==> flow/design.v <==
module	DFF(
	clk,
	rstn,
	D,
	Q
);
parameter	datawidth=14;
input	wire	clk;
input	wire	rstn;
input	wire[datawidth-1:0]	D;
output	reg[datawidth-1:0]	Q;
always@(posedge clk or negedge rstn)
begin
	if(~rstn)	Q<='d0;
	else	Q<=D;
end
endmodule
module posedge_detection (
   input  clk,
   input  rstn,
   input  in,
   output out
);
reg r_data_in0;
reg r_data_in1;
assign out = ~r_data_in0 & r_data_in1;
always@(posedge clk or negedge rstn)
begin
	if (!rstn)
	begin
		r_data_in0 <= 0;
		r_data_in1 <= 0;
	end
	else
	begin
		r_data_in0 <= r_data_in1;
		r_data_in1 <= in;
	end
end
endmodule
module shift_9 #(parameter data_width = 14)(
    input [data_width-1:0] din,
	input rstn,clk,
	output wire [data_width-1:0] dout
	);
	reg [data_width-1:0] t0,t1,t2,t3,t4,t5,t6;
	reg [data_width-1:0] t7,t8;
	always@(posedge clk or negedge rstn)
	begin
	  if(~rstn) begin
	    t0 <= 0; t1 <= 0; t2 <= 0; t3 <= 0; t4 <= 0;
	    t5 <= 0; t6 <= 0; t7 <= 0; t8 <= 0;end
	  else begin
	    t0 <= din;
	    t1 <= t0; t2 <= t1; t3 <= t2; t4 <= t3;
	    t5 <= t4; t6 <= t5; t7 <= t6; t8 <= t7;
	  end
	end
	assign dout = t8;
endmodule
module mod_add(
	in1,
	in2,
	_p,
	out
);
input	wire	[14-1:0]	in1;
input	wire	[14-1:0]	in2;
input	wire	[14-1:0]	_p;
output	wire	[14-1:0]	out;
wire	[14:0]	s1;
assign 	s1={1'b0,in1}+{1'b0,in2};
wire	[14:0]	s2;
assign	s2=s1+{1'b0,_p};
assign	out=s2[14]?s2[0+:14]:s1[0+:14];
endmodule
module mod_sub(
	in1,
	in2,
	p,
	out
);
input	wire	[14-1:0]	in1;
input	wire	[14-1:0]	in2;
input	wire	[14-1:0]	p;
output	wire	[14-1:0]	out;
wire	[14:0]	s1;
assign	s1={1'b0,in1}-{1'b0,in2};
wire	[14:0]	s2;
assign	s2={1'b0,p}+s1;
assign	out=s1[14]?s2[0+:14]:s1[0+:14];
endmodule
module old_km(
	input	clk,
	input	rstn,
	input	[14-1:0]in1,
	input	[14-1:0]in2,
	output	[14-1:0]out_L,
	output	[14-1:0]out_H
);
wire	[14/2-1:0]	in1_H;
wire	[14/2-1:0]	in1_L;
assign	in1_H = in1[14/2+:14/2];
assign	in1_L = in1[0+:14/2];
wire	[14/2-1:0]	in2_H;
wire	[14/2-1:0]	in2_L;
assign	in2_H = in2[14/2+:14/2];
assign	in2_L = in2[0+:14/2];
wire	[14-1:0]	p0_D;	 
wire	[14-1:0]	p1_D;	 
wire	[14-1:0]	p0_Q;	 
wire	[14-1:0]	p1_Q;	 
assign	p0_D=in1_L*in2_L;
assign	p1_D=in1_H*in2_H;
DFF #(.datawidth(14)) dff_p0(.clk(clk), .rstn(rstn), .D(p0_D), .Q(p0_Q));
DFF #(.datawidth(14)) dff_p1(.clk(clk), .rstn(rstn), .D(p1_D), .Q(p1_Q));
wire	[2*14-1:0]	p01_D;	 
wire	[2*14-1:0]	p01_Q;	 
assign	p01_D=(in1_L+in1_H)*(in2_L+in2_H);
DFF #(.datawidth(2*14)) dff_p01(.clk(clk), .rstn(rstn), .D(p01_D), .Q(p01_Q));
wire	[2*14-1:0]	s1_D;	 
wire	[2*14-1:0]	s2_D;	 
wire	[2*14-1:0]	s1_Q;	 
wire	[2*14-1:0]	s2_Q;	 
wire	[2*14-1:0]	out;
assign	s1_D={p1_Q,p0_Q};
assign	s2_D=(p01_Q+(~p1_Q+1'b1)+(~p0_Q+1'b1))<<(14/2);
DFF #(.datawidth(2*14)) dff_s1(.clk(clk), .rstn(rstn), .D(s1_D), .Q(s1_Q));
DFF #(.datawidth(2*14)) dff_s2(.clk(clk), .rstn(rstn), .D(s2_D), .Q(s2_Q));
assign	out=s1_Q+s2_Q;
assign	out_L=out[0+:14];
assign	out_H=out[14+:14];
endmodule
module km_mm(
	input	clk,
	input	rstn,
	input	[14-1:0]in1,
	input	[14-1:0]in2,
	input	[14-1:0]mu,
	input	[14-1:0]p,
	input	[14-1:0]_p,
	output	[14-1:0]out
);
wire	[14-1:0]	mu_Q;
wire	[14-1:0]	mu_QQ;
DFF #(.datawidth(14)) dff_mu1(.clk(clk), .rstn(rstn), .D(mu), .Q(mu_Q));
DFF #(.datawidth(14)) dff_mu2(.clk(clk), .rstn(rstn), .D(mu_Q), .Q(mu_QQ));
wire	[14-1:0]	p_Q;
wire	[14-1:0]	p_QQ;
wire	[14-1:0]	p_QQQ;
wire	[14-1:0]	p_QQQQ;
DFF #(.datawidth(14)) dff_p1(.clk(clk), .rstn(rstn), .D(p), .Q(p_Q));
DFF #(.datawidth(14)) dff_p2(.clk(clk), .rstn(rstn), .D(p_Q), .Q(p_QQ));
DFF #(.datawidth(14)) dff_p3(.clk(clk), .rstn(rstn), .D(p_QQ), .Q(p_QQQ));
DFF #(.datawidth(14)) dff_p4(.clk(clk), .rstn(rstn), .D(p_QQQ), .Q(p_QQQQ));
wire	[14-1:0]	_p_Q;
wire	[14-1:0]	_p_QQ;
wire	[14-1:0]	_p_QQQ;
wire	[14-1:0]	_p_QQQQ;
wire	[14-1:0]	_p_QQQQQ;
wire	[14-1:0]	_p_QQQQQQ;
DFF #(.datawidth(14)) dff__p1(.clk(clk), .rstn(rstn), .D(_p), .Q(_p_Q));
DFF #(.datawidth(14)) dff__p2(.clk(clk), .rstn(rstn), .D(_p_Q), .Q(_p_QQ));
DFF #(.datawidth(14)) dff__p3(.clk(clk), .rstn(rstn), .D(_p_QQ), .Q(_p_QQQ));
DFF #(.datawidth(14)) dff__p4(.clk(clk), .rstn(rstn), .D(_p_QQQ), .Q(_p_QQQQ));
DFF #(.datawidth(14)) dff__p5(.clk(clk), .rstn(rstn), .D(_p_QQQQ), .Q(_p_QQQQQ));
DFF #(.datawidth(14)) dff__p6(.clk(clk), .rstn(rstn), .D(_p_QQQQQ), .Q(_p_QQQQQQ));
wire	[14-1:0]	T_L;
wire	[14-1:0]	T_H_D;
wire	[14-1:0]	T_H_Q;
wire	[14-1:0]	T_H_QQ;
wire	[14-1:0]	T_H_QQQ;
wire	[14-1:0]	T_H_QQQQ;
DFF #(.datawidth(14)) dff_T_H1(.clk(clk), .rstn(rstn), .D(T_H_D), .Q(T_H_Q));
DFF #(.datawidth(14)) dff_T_H2(.clk(clk), .rstn(rstn), .D(T_H_Q), .Q(T_H_QQ));
DFF #(.datawidth(14)) dff_T_H3(.clk(clk), .rstn(rstn), .D(T_H_QQ), .Q(T_H_QQQ));
DFF #(.datawidth(14)) dff_T_H4(.clk(clk), .rstn(rstn), .D(T_H_QQQ), .Q(T_H_QQQQ));
wire	[14-1:0]	c;
wire	[14-1:0]	tmp;
wire	carry_D;
wire	carry_Q;
wire	carry_QQ;
wire	carry_QQQ;
wire	carry_QQQQ;
assign	carry_D=(|T_L);
DFF #(.datawidth(14)) dff_carry1(.clk(clk), .rstn(rstn), .D(carry_D), .Q(carry_Q));
DFF #(.datawidth(14)) dff_carry2(.clk(clk), .rstn(rstn), .D(carry_Q), .Q(carry_QQ));
DFF #(.datawidth(14)) dff_carry3(.clk(clk), .rstn(rstn), .D(carry_QQ), .Q(carry_QQQ));DFF #(.datawidth(14)) dff_carry4(.clk(clk), .rstn(rstn), .D(carry_QQQ), .Q(carry_QQQQ));
old_km old_km1(
	.clk(clk),
	.rstn(rstn),
	.in1(in1),
	.in2(in2),
	.out_L(T_L),
	.out_H(T_H_D)
);
old_km old_km2(
	.clk(clk),
	.rstn(rstn),
	.in1(T_L),
	.in2(mu_QQ),
	.out_L(c),
	.out_H()
);
old_km old_km3(
	.clk(clk),
	.rstn(rstn),
	.in1(c),
	.in2(p_QQQQ),
	.out_L(),
	.out_H(tmp)
);
mod_add ma(
	.in1(T_H_QQQQ+carry_QQQQ),
	.in2(tmp),
	._p(_p_QQQQQQ),
	.out(out)
);
endmodule
module bfu_v1(	
    input	clk,
	input	rstn,
	input	[14-1:0]in1,
	input	[14-1:0]in2,
	input	[14-1:0]gamma,	 
	input	op,
	input	[14-1:0]p,
	input	[14-1:0]_p,
	input	[14-1:0]mu,		 
	output	[14-1:0]out1,
	output	[14-1:0]out2
);
wire    [14-1:0]mux_mm1_in1_D;
wire    [14-1:0]mux_mm1_in1_Q;
wire    [14-1:0]mm1_out_D;
wire    [14-1:0]mm1_out_Q;
wire    [14-1:0]ms1_out;
assign  mux_mm1_in1_D = op?ms1_out:in2;
DFF #(.datawidth(14)) dff_muxmm1in1_1(.clk(clk), .rstn(rstn), .D(mux_mm1_in1_D), .Q(mux_mm1_in1_Q));
wire    [14-1:0]gamma_Q;
DFF #(.datawidth(14)) dff_gamma_1(.clk(clk), .rstn(rstn), .D(gamma), .Q(gamma_Q));
km_mm	mm1(.clk(clk), .rstn(rstn), .in1(mux_mm1_in1_Q), .in2(gamma_Q), .mu(mu), .p(p), ._p(_p), .out(mm1_out_D));
DFF #(.datawidth(14)) dff_mm1out_1(.clk(clk), .rstn(rstn), .D(mm1_out_D), .Q(mm1_out_Q));
wire    [14-1:0]in1_Q;
wire    [14-1:0]in1_QQ;
wire    [14-1:0]in1_QQQ;
wire    [14-1:0]in1_QQQQ;
wire    [14-1:0]in1_QQQQQ;
wire    [14-1:0]in1_QQQQQQ;
wire    [14-1:0]in1_QQQQQQQ;
wire    [14-1:0]in1_QQQQQQQQ;
DFF #(.datawidth(14)) dff_in1_1(.clk(clk), .rstn(rstn), .D(in1),            .Q(in1_Q));
DFF #(.datawidth(14)) dff_in1_2(.clk(clk), .rstn(rstn), .D(in1_Q),          .Q(in1_QQ));
DFF #(.datawidth(14)) dff_in1_3(.clk(clk), .rstn(rstn), .D(in1_QQ),         .Q(in1_QQQ));
DFF #(.datawidth(14)) dff_in1_4(.clk(clk), .rstn(rstn), .D(in1_QQQ),        .Q(in1_QQQQ));
DFF #(.datawidth(14)) dff_in1_5(.clk(clk), .rstn(rstn), .D(in1_QQQQ),       .Q(in1_QQQQQ));
DFF #(.datawidth(14)) dff_in1_6(.clk(clk), .rstn(rstn), .D(in1_QQQQQ),      .Q(in1_QQQQQQ));
DFF #(.datawidth(14)) dff_in1_7(.clk(clk), .rstn(rstn), .D(in1_QQQQQQ),     .Q(in1_QQQQQQQ));
DFF #(.datawidth(14)) dff_in1_8(.clk(clk), .rstn(rstn), .D(in1_QQQQQQQ),    .Q(in1_QQQQQQQQ));
wire    [14-1:0]in2_Q;
wire    [14-1:0]in2_QQ;
wire    [14-1:0]in2_QQQ;
wire    [14-1:0]in2_QQQQ;
wire    [14-1:0]in2_QQQQQ;
wire    [14-1:0]in2_QQQQQQ;
wire    [14-1:0]in2_QQQQQQQ;
wire    [14-1:0]in2_QQQQQQQQ;
DFF #(.datawidth(14)) dff_in2_1(.clk(clk), .rstn(rstn), .D(in2),            .Q(in2_Q));
DFF #(.datawidth(14)) dff_in2_2(.clk(clk), .rstn(rstn), .D(in2_Q),          .Q(in2_QQ));
DFF #(.datawidth(14)) dff_in2_3(.clk(clk), .rstn(rstn), .D(in2_QQ),         .Q(in2_QQQ));
DFF #(.datawidth(14)) dff_in2_4(.clk(clk), .rstn(rstn), .D(in2_QQQ),        .Q(in2_QQQQ));
DFF #(.datawidth(14)) dff_in2_5(.clk(clk), .rstn(rstn), .D(in2_QQQQ),       .Q(in2_QQQQQ));
DFF #(.datawidth(14)) dff_in2_6(.clk(clk), .rstn(rstn), .D(in2_QQQQQ),      .Q(in2_QQQQQQ));
DFF #(.datawidth(14)) dff_in2_7(.clk(clk), .rstn(rstn), .D(in2_QQQQQQ),     .Q(in2_QQQQQQQ));
DFF #(.datawidth(14)) dff_in2_8(.clk(clk), .rstn(rstn), .D(in2_QQQQQQQ),    .Q(in2_QQQQQQQQ));
wire    [14-1:0]mux_ma1_in2;
wire    [14-1:0]ma1_out;
assign  mux_ma1_in2 = op?in2_QQQQQQQQ:mm1_out_Q;
mod_add ma1(.in1(in1_QQQQQQQQ), .in2(mux_ma1_in2), ._p(_p), .out(ma1_out));
wire    [14-1:0]mux_ms1_in1;
wire    [14-1:0]mux_ms1_in2;
assign  mux_ms1_in1 = op?in2:in1_QQQQQQQQ;
assign  mux_ms1_in2 = op?in1:mm1_out_Q;
mod_sub ms1(.in1(mux_ms1_in1), .in2(mux_ms1_in2), .p(p), .out(ms1_out));
assign  out1 = ma1_out;
assign  out2 = op?mm1_out_Q:ms1_out;
endmodule
module ntt_bfu
(
    input                   clk,
    input                   rstn,
    input  [14-1:0] in1,
    input  [14-1:0] in2,
    input  [14-1:0] gamma,
    input                   op,
    output [14-1:0] out1,
    output [14-1:0] out2
);
bfu_v1 bfu1(.clk(clk), .rstn(rstn), .in1(in1), .in2(in2),
            .gamma(gamma), .op(op), .p('d12289), ._p('d1073729535), .mu('d922759167),
            .out1(out1), .out2(out2));
endmodule
# [Reports on ntt_bfu]
# Tool output for the design above, in the order of the flow.
# Lines are those of the file above, counted from 1.
# Cell names lack the library's common part.
# The mark -- stands for no value.
[setup] top_module="ntt_bfu" clk_port="clk" library="sky130hd" lib_corner="tt_025C_1v80"

# [Elaborated design]
# Source: Yosys, flattened and elaborated, memories not mapped. Widths are those after wreduce; folded enables and synchronous resets count as part of the registers. Registers that Yosys merges into a memory's read port (data or address) are not register bits. Print and check cells do not count.
[bits] in_bits=45 register_bits=567 output_inout_bits=28 elab_cells=106
[op_classes] add_sub_neg=28 logic=6 reduce_and_logical=1 multipliers=9 muxes=8
[op_table] op="multiplier 7 x 7 -> 14 bit" count=3
[op_table] op="multiplier 8 x 8 -> 16 bit" count=2
[op_table] op="2-to-1 mux 14 bit" count=8
[op_table] op="adder 21 x 1 -> 21 bit (second input constant)" count=4
[op_table] op="adder 21 bit" count=4
[op_table] op="multiplier 8 x 8 -> 7 bit" count=1
[op_table] op="inverter 14 -> 21 bit" count=3
[op_table] op="adder 28 bit" count=2
[op_table] op="multiplier 7 x 7 -> 7 bit" count=1
[op_table] op="adder 7 x 7 -> 8 bit" count=5
[op_table] op="adder 14 x 14 -> 15 bit" count=2
[op_table] op="inverter 8 -> 21 bit" count=1
[op_table] op="multiplier 7 x 2 -> 9 bit" count=1
[op_table] op="subtractor 14 x 14 -> 15 bit" count=1
[op_table] op="adder 15 x 12 -> 15 bit" count=1
[op_table] op="adder 15 x 12 -> 15 bit (second input constant)" count=1
[op_table] op="adder 14 x 1 -> 14 bit" count=1
[op_table] op="adder 14 bit" count=1
[op_table] op="adder 14 bit (first input constant)" count=1
[op_table] op="OR reduction 14 bit" count=1
[op_table] op="adder 7 x 1 -> 7 bit (second input constant)" count=2
[op_table] op="adder 7 bit" count=2
[op_table] op="inverter 7 bit" count=2
[op_table] op="adder 1 x 7 -> 8 bit" count=1
[op_table] op="multiplier 7 x 1 -> 8 bit" count=1

# [Longest topological paths]
# Yosys ltp: most cells in a row. Word level: on the elaborated netlist, between registers, memories and ports. Mapped: between sequential cells and ports; inverters and the memories' decode and read muxes count.
[depth] depth_word=5 abc_area=0 depth_mapped=27 ltp_nobuf=27

# [After synthesis]
# Source: synth_stat.txt of the flow (Yosys; design flattened, memories mapped). It holds for the ABC_AREA given above (unset counts as 0); a run with the other value may have another netlist.
[synth_totals] buf_cells=25 ff_cells=528 synth_area_um2=30344.1 seq_area_um2=13212.7 mapped_cells=2681
[by_type] type="dfrtp_1" count=528 area_total_um2=1.32E+04
[by_type] type="ha_1" count=381 area_total_um2=4.77E+03
[by_type] type="fa_1" count=148 area_total_um2=2.96E+03
[by_type] type="xnor2_1" count=163 area_total_um2=1.43E+03
[by_type] type="inv_1" count=349 area_total_um2=1.31E+03
[by_type] type="a21oi_1" count=133 area_total_um2=665.638
[by_type] type="nor2_1" count=172 area_total_um2=645.619
[by_type] type="xor2_1" count=65 area_total_um2=569.296
[by_type] type="nand2_1" count=141 area_total_um2=529.258
[by_type] type="and2_1" count=72 area_total_um2=450.432
[by_type] type="mux2_2" count=33 area_total_um2=371.606
[by_type] type="a21o_1" count=48 area_total_um2=360.346
[by_type] type="o21bai_1" count=42 area_total_um2=315.302
[by_type] type="o21ai_0" count=58 area_total_um2=290.278
[by_type] type="mux2i_1" count=24 area_total_um2=240.23
[by_type] type="o21a_1" count=27 area_total_um2=202.694
[by_type] type="nor3_1" count=40 area_total_um2=200.192
[by_type] type="nor2b_1" count=21 area_total_um2=131.376
# Not listed: further types 48, cells in them 236.
# By module: a second synthesis without flattening, with its own total; a netlist apart from the flattened one above.
[hier_totals] hier_cells=4624 area_unflattened_um2=52386.5
# Each row is one instance without its submodules.
[by_module] mod="old_km" mod_area_um2=8119.0 n_inst=3 mod_seq_area_um2=0.0 cells=1017
[by_module] mod="DFF #(datawidth=14)" mod_area_um2=350.3 n_inst=45 mod_seq_area_um2=350.3 cells=14
[by_module] mod="DFF #(datawidth=28)" mod_area_um2=700.7 n_inst=9 mod_seq_area_um2=700.7 cells=28
[by_module] mod="mod_add" mod_area_um2=1506.4 n_inst=2 mod_seq_area_um2=0.0 cells=186
[by_module] mod="mod_sub" mod_area_um2=1443.9 n_inst=1 mod_seq_area_um2=0.0 cells=195
[by_module] mod="bfu_v1" mod_area_um2=1202.4 n_inst=1 mod_seq_area_um2=0.0 cells=78
[by_module] mod="km_mm" mod_area_um2=291.5 n_inst=1 mod_seq_area_um2=0.0 cells=44
[by_module] mod="ntt_bfu" mod_area_um2=7.5 n_inst=1 mod_seq_area_um2=0.0 cells=2

# [Path before layout]
# Path of least setup slack by OpenSTA after synthesis, without wires, with an ideal clock, recovery checks aside; 20% of the period is set as input and as output delay. Where synthesis merged equal registers, the netlist keeps one of their names.
[synth_timing] kind="input-to-output" start="input op" end="output out1[10]" n_path_buf=2 required_ps=5200 setup_slack_ps=231 launch_ps=1300 arrival_ps=4969 clock_period_ps=6500 out_delay_ps=1300 in_delay_ps=1300 path_stages=15 delay_ps=3669 synth_period_reached_ps=6269
# "delay_ps" = arrival - input delay + setup time.
# At an output port there is no setup time.
# "path_stages": output pins that drive a net of the path, with the launching flip-flop's if there is one; two outputs of one cell count as two.
# "synth_period_reached_ps" = period - worst setup slack (recovery checks aside). The figure is calculated, with input and output delays left at 20% of the set period.
# Between the ends stands the longest chain of elaborated cells between them, by number of cells; it is not shown to be the way that was timed. Of several equally long chains one is given.
# A line is the first line of the expression or statement that the cell stems from. Yosys adds cells for indexed reads and writes and turns some case tables into memories.
[synth_between] cell_sequence="clkbuf_1 clkbuf_1 nand2b_1 nand2_1 ha_1 fa_1 a211oi_1 o21ai_1 a221o_1 a21o_1 xor2_1 o311ai_2 xor2_2 or4_1 xor2_1" elab_chain_cells=4 cone_cells=4 lines_between=4 cone_classes="2 x add/sub; 2 x mux"
[synth_lines] element="start, declared" line_no=295 rtl="input                   op,"
[synth_lines] element="2-to-1 mux 14 bit" line_no=278 rtl="assign  mux_ma1_in2 = op?in2_QQQQQQQQ:mm1_out_Q;"
[synth_lines] element="adder 14 x 14 -> 15 bit" line_no=72 rtl="assign s1={1'b0,in1}+{1'b0,in2};"
[synth_lines] element="adder 15 x 12 -> 15 bit" line_no=74 rtl="assign s2=s1+{1'b0,_p};"
[synth_lines] element="2-to-1 mux 14 bit" line_no=75 rtl="assign out=s2[14]?s2[0+:14]:s1[0+:14];"
[synth_lines] element="end, declared" line_no=296 rtl="output [14-1:0] out1,"

# [Timing after layout]
# From the final timing report of stored run 1: the path of least setup slack in the routed layout; clock arrival at registers is part of the times.
# The path's times are printed in steps of 10 ps; the period is the one set.
[layout_timing] kind="input-to-output" start="input op" end="output out1[12]" required_ps=5120 in_delay_ps=1280 arrival_ps=5020 out_delay_ps=1280 path_stages=14 launch_ps=1280 n_path_buf=4 clock_period_ps=6400 setup_slack_ps=100
# Between the ends stands the longest chain of elaborated cells between them, by number of cells; it is not shown to be the way that was timed. Of several equally long chains one is given.
[layout_between] cell_sequence="buf_4 mux2_2 ha_1 and3_4 a2111oi_4 xnor2_2 nor4_4 o2111ai_2 buf_4 buf_4 or3_1 mux2_2 a22o_1 clkdlybuf4s50_1" elab_chain_cells=4 cone_cells=4 lines_between=4 cone_classes="2 x add/sub; 2 x mux"
[layout_lines] element="start, declared" line_no=295 rtl="input                   op,"
[layout_lines] element="2-to-1 mux 14 bit" line_no=278 rtl="assign  mux_ma1_in2 = op?in2_QQQQQQQQ:mm1_out_Q;"
[layout_lines] element="adder 14 x 14 -> 15 bit" line_no=72 rtl="assign s1={1'b0,in1}+{1'b0,in2};"
[layout_lines] element="adder 15 x 12 -> 15 bit" line_no=74 rtl="assign s2=s1+{1'b0,_p};"
[layout_lines] element="2-to-1 mux 14 bit" line_no=75 rtl="assign out=s2[14]?s2[0+:14]:s1[0+:14];"
[layout_lines] element="end, declared" line_no=296 rtl="output [14-1:0] out1,"

# Design ntt_bfu on sky130hd. What follows are 6 stored runs of the flow, each under its own settings; their order means nothing. The constraints put input and output delay at 20% of the set period each and load the outputs with 0.01 pF.
# "critical_path_time_ps" means the part of the period allowed to the worst setup path (the constraints hold back 20% at inputs and 20% at outputs) less its slack; where the path has registers, the arrival times of their clocks count too.
# "critical_path_time_ps" is known to 10 ps.
run="stored run 1" settings CORE_UTILIZATION=40 PLACE_DENSITY=0.6 period_ns=6.4 CAP_MARGIN=20 CORE_MARGIN=2 SLEW_MARGIN=20
run="stored run 1" results hold_worst_slack_ps=306 timing.setup.ws_ps=97 critical_path_time_ps=3740 worst_path_kind="input-to-output" synth_area_um2=30344.1 final_die_area_um2=78078.3 cell_area_final_um2=35307.6
run="stored run 2" settings CAP_MARGIN=0 CELL_PAD_IN_SITES_GLOBAL_PLACEMENT=1 CORE_ASPECT_RATIO=0.71 CORE_UTILIZATION=40 CTS_CLUSTER_DIAMETER=314 CTS_CLUSTER_SIZE=47 GPL_ROUTABILITY_DRIVEN=1 GPL_TIMING_DRIVEN=0 PLACE_DENSITY=0.72 SLEW_MARGIN=5 TNS_END_PERCENT=75 period_ns=10.7 CORE_MARGIN=2
run="stored run 2" results critical_path_time_ps=5200 worst_path_kind="input-to-output" cell_area_final_um2=32835.2 timing.setup.ws_ps=1225 final_die_area_um2=78111.8 synth_area_um2=30344.1 hold_worst_slack_ps=357
run="stored run 3" settings CAP_MARGIN=20 CELL_PAD_IN_SITES_DETAIL_PLACEMENT=2 CELL_PAD_IN_SITES_GLOBAL_PLACEMENT=1 CORE_ASPECT_RATIO=0.71 CORE_UTILIZATION=36 CTS_CLUSTER_DIAMETER=314 CTS_CLUSTER_SIZE=47 GPL_ROUTABILITY_DRIVEN=1 GPL_TIMING_DRIVEN=0 PLACE_DENSITY=0.72 SLEW_MARGIN=5 TNS_END_PERCENT=75 period_ns=10.7 CORE_MARGIN=2
run="stored run 3" results final_die_area_um2=86663.0 cell_area_final_um2=32969.1 critical_path_time_ps=6010 worst_path_kind="input-to-output" synth_area_um2=30344.1 timing.setup.ws_ps=408 hold_worst_slack_ps=350
run="stored run 4" settings CAP_MARGIN=10 CELL_PAD_IN_SITES_DETAIL_PLACEMENT=1 CELL_PAD_IN_SITES_GLOBAL_PLACEMENT=3 CORE_UTILIZATION=27 CTS_CLUSTER_DIAMETER=48 CTS_CLUSTER_SIZE=90 GPL_TIMING_DRIVEN=0 HOLD_SLACK_MARGIN=-0.05 MAX_ROUTING_LAYER="met4" MIN_ROUTING_LAYER="met2" PLACE_DENSITY_LB_ADDON=0.1 SETUP_SLACK_MARGIN=0.1 SLEW_MARGIN=0 TNS_END_PERCENT=40 period_ns=4.99 CORE_MARGIN=2
run="stored run 4" results hold_worst_slack_ps=323 synth_area_um2=30344.1 final_die_area_um2=115084.0 cell_area_final_um2=39510.4 critical_path_time_ps=5960 worst_path_kind="reg-to-reg" timing.setup.ws_ps=-970
run="stored run 5" settings CAP_MARGIN=0 CELL_PAD_IN_SITES_GLOBAL_PLACEMENT=1 CORE_ASPECT_RATIO=0.71 CORE_UTILIZATION=36 CTS_CLUSTER_DIAMETER=314 CTS_CLUSTER_SIZE=47 GPL_ROUTABILITY_DRIVEN=1 GPL_TIMING_DRIVEN=0 PLACE_DENSITY=0.72 SLEW_MARGIN=5 TNS_END_PERCENT=75 period_ns=10.7 CORE_MARGIN=2
run="stored run 5" results hold_worst_slack_ps=345 final_die_area_um2=86663.0 timing.setup.ws_ps=1200 synth_area_um2=30344.1 cell_area_final_um2=32977.9 critical_path_time_ps=5220 worst_path_kind="input-to-output"
run="stored run 6" settings CAP_MARGIN=10 CELL_PAD_IN_SITES_DETAIL_PLACEMENT=1 CELL_PAD_IN_SITES_GLOBAL_PLACEMENT=3 CORE_UTILIZATION=27 CTS_CLUSTER_DIAMETER=48 CTS_CLUSTER_SIZE=62 GPL_TIMING_DRIVEN=0 HOLD_SLACK_MARGIN=-0.05 MAX_ROUTING_LAYER="met4" MIN_ROUTING_LAYER="met2" PLACE_DENSITY_LB_ADDON=0.1 TNS_END_PERCENT=40 period_ns=4.99 CORE_MARGIN=2 SLEW_MARGIN=20
run="stored run 6" results hold_worst_slack_ps=334 timing.setup.ws_ps=-896 synth_area_um2=30344.1 critical_path_time_ps=5890 worst_path_kind="reg-to-reg" cell_area_final_um2=39232.6 final_die_area_um2=115084.0
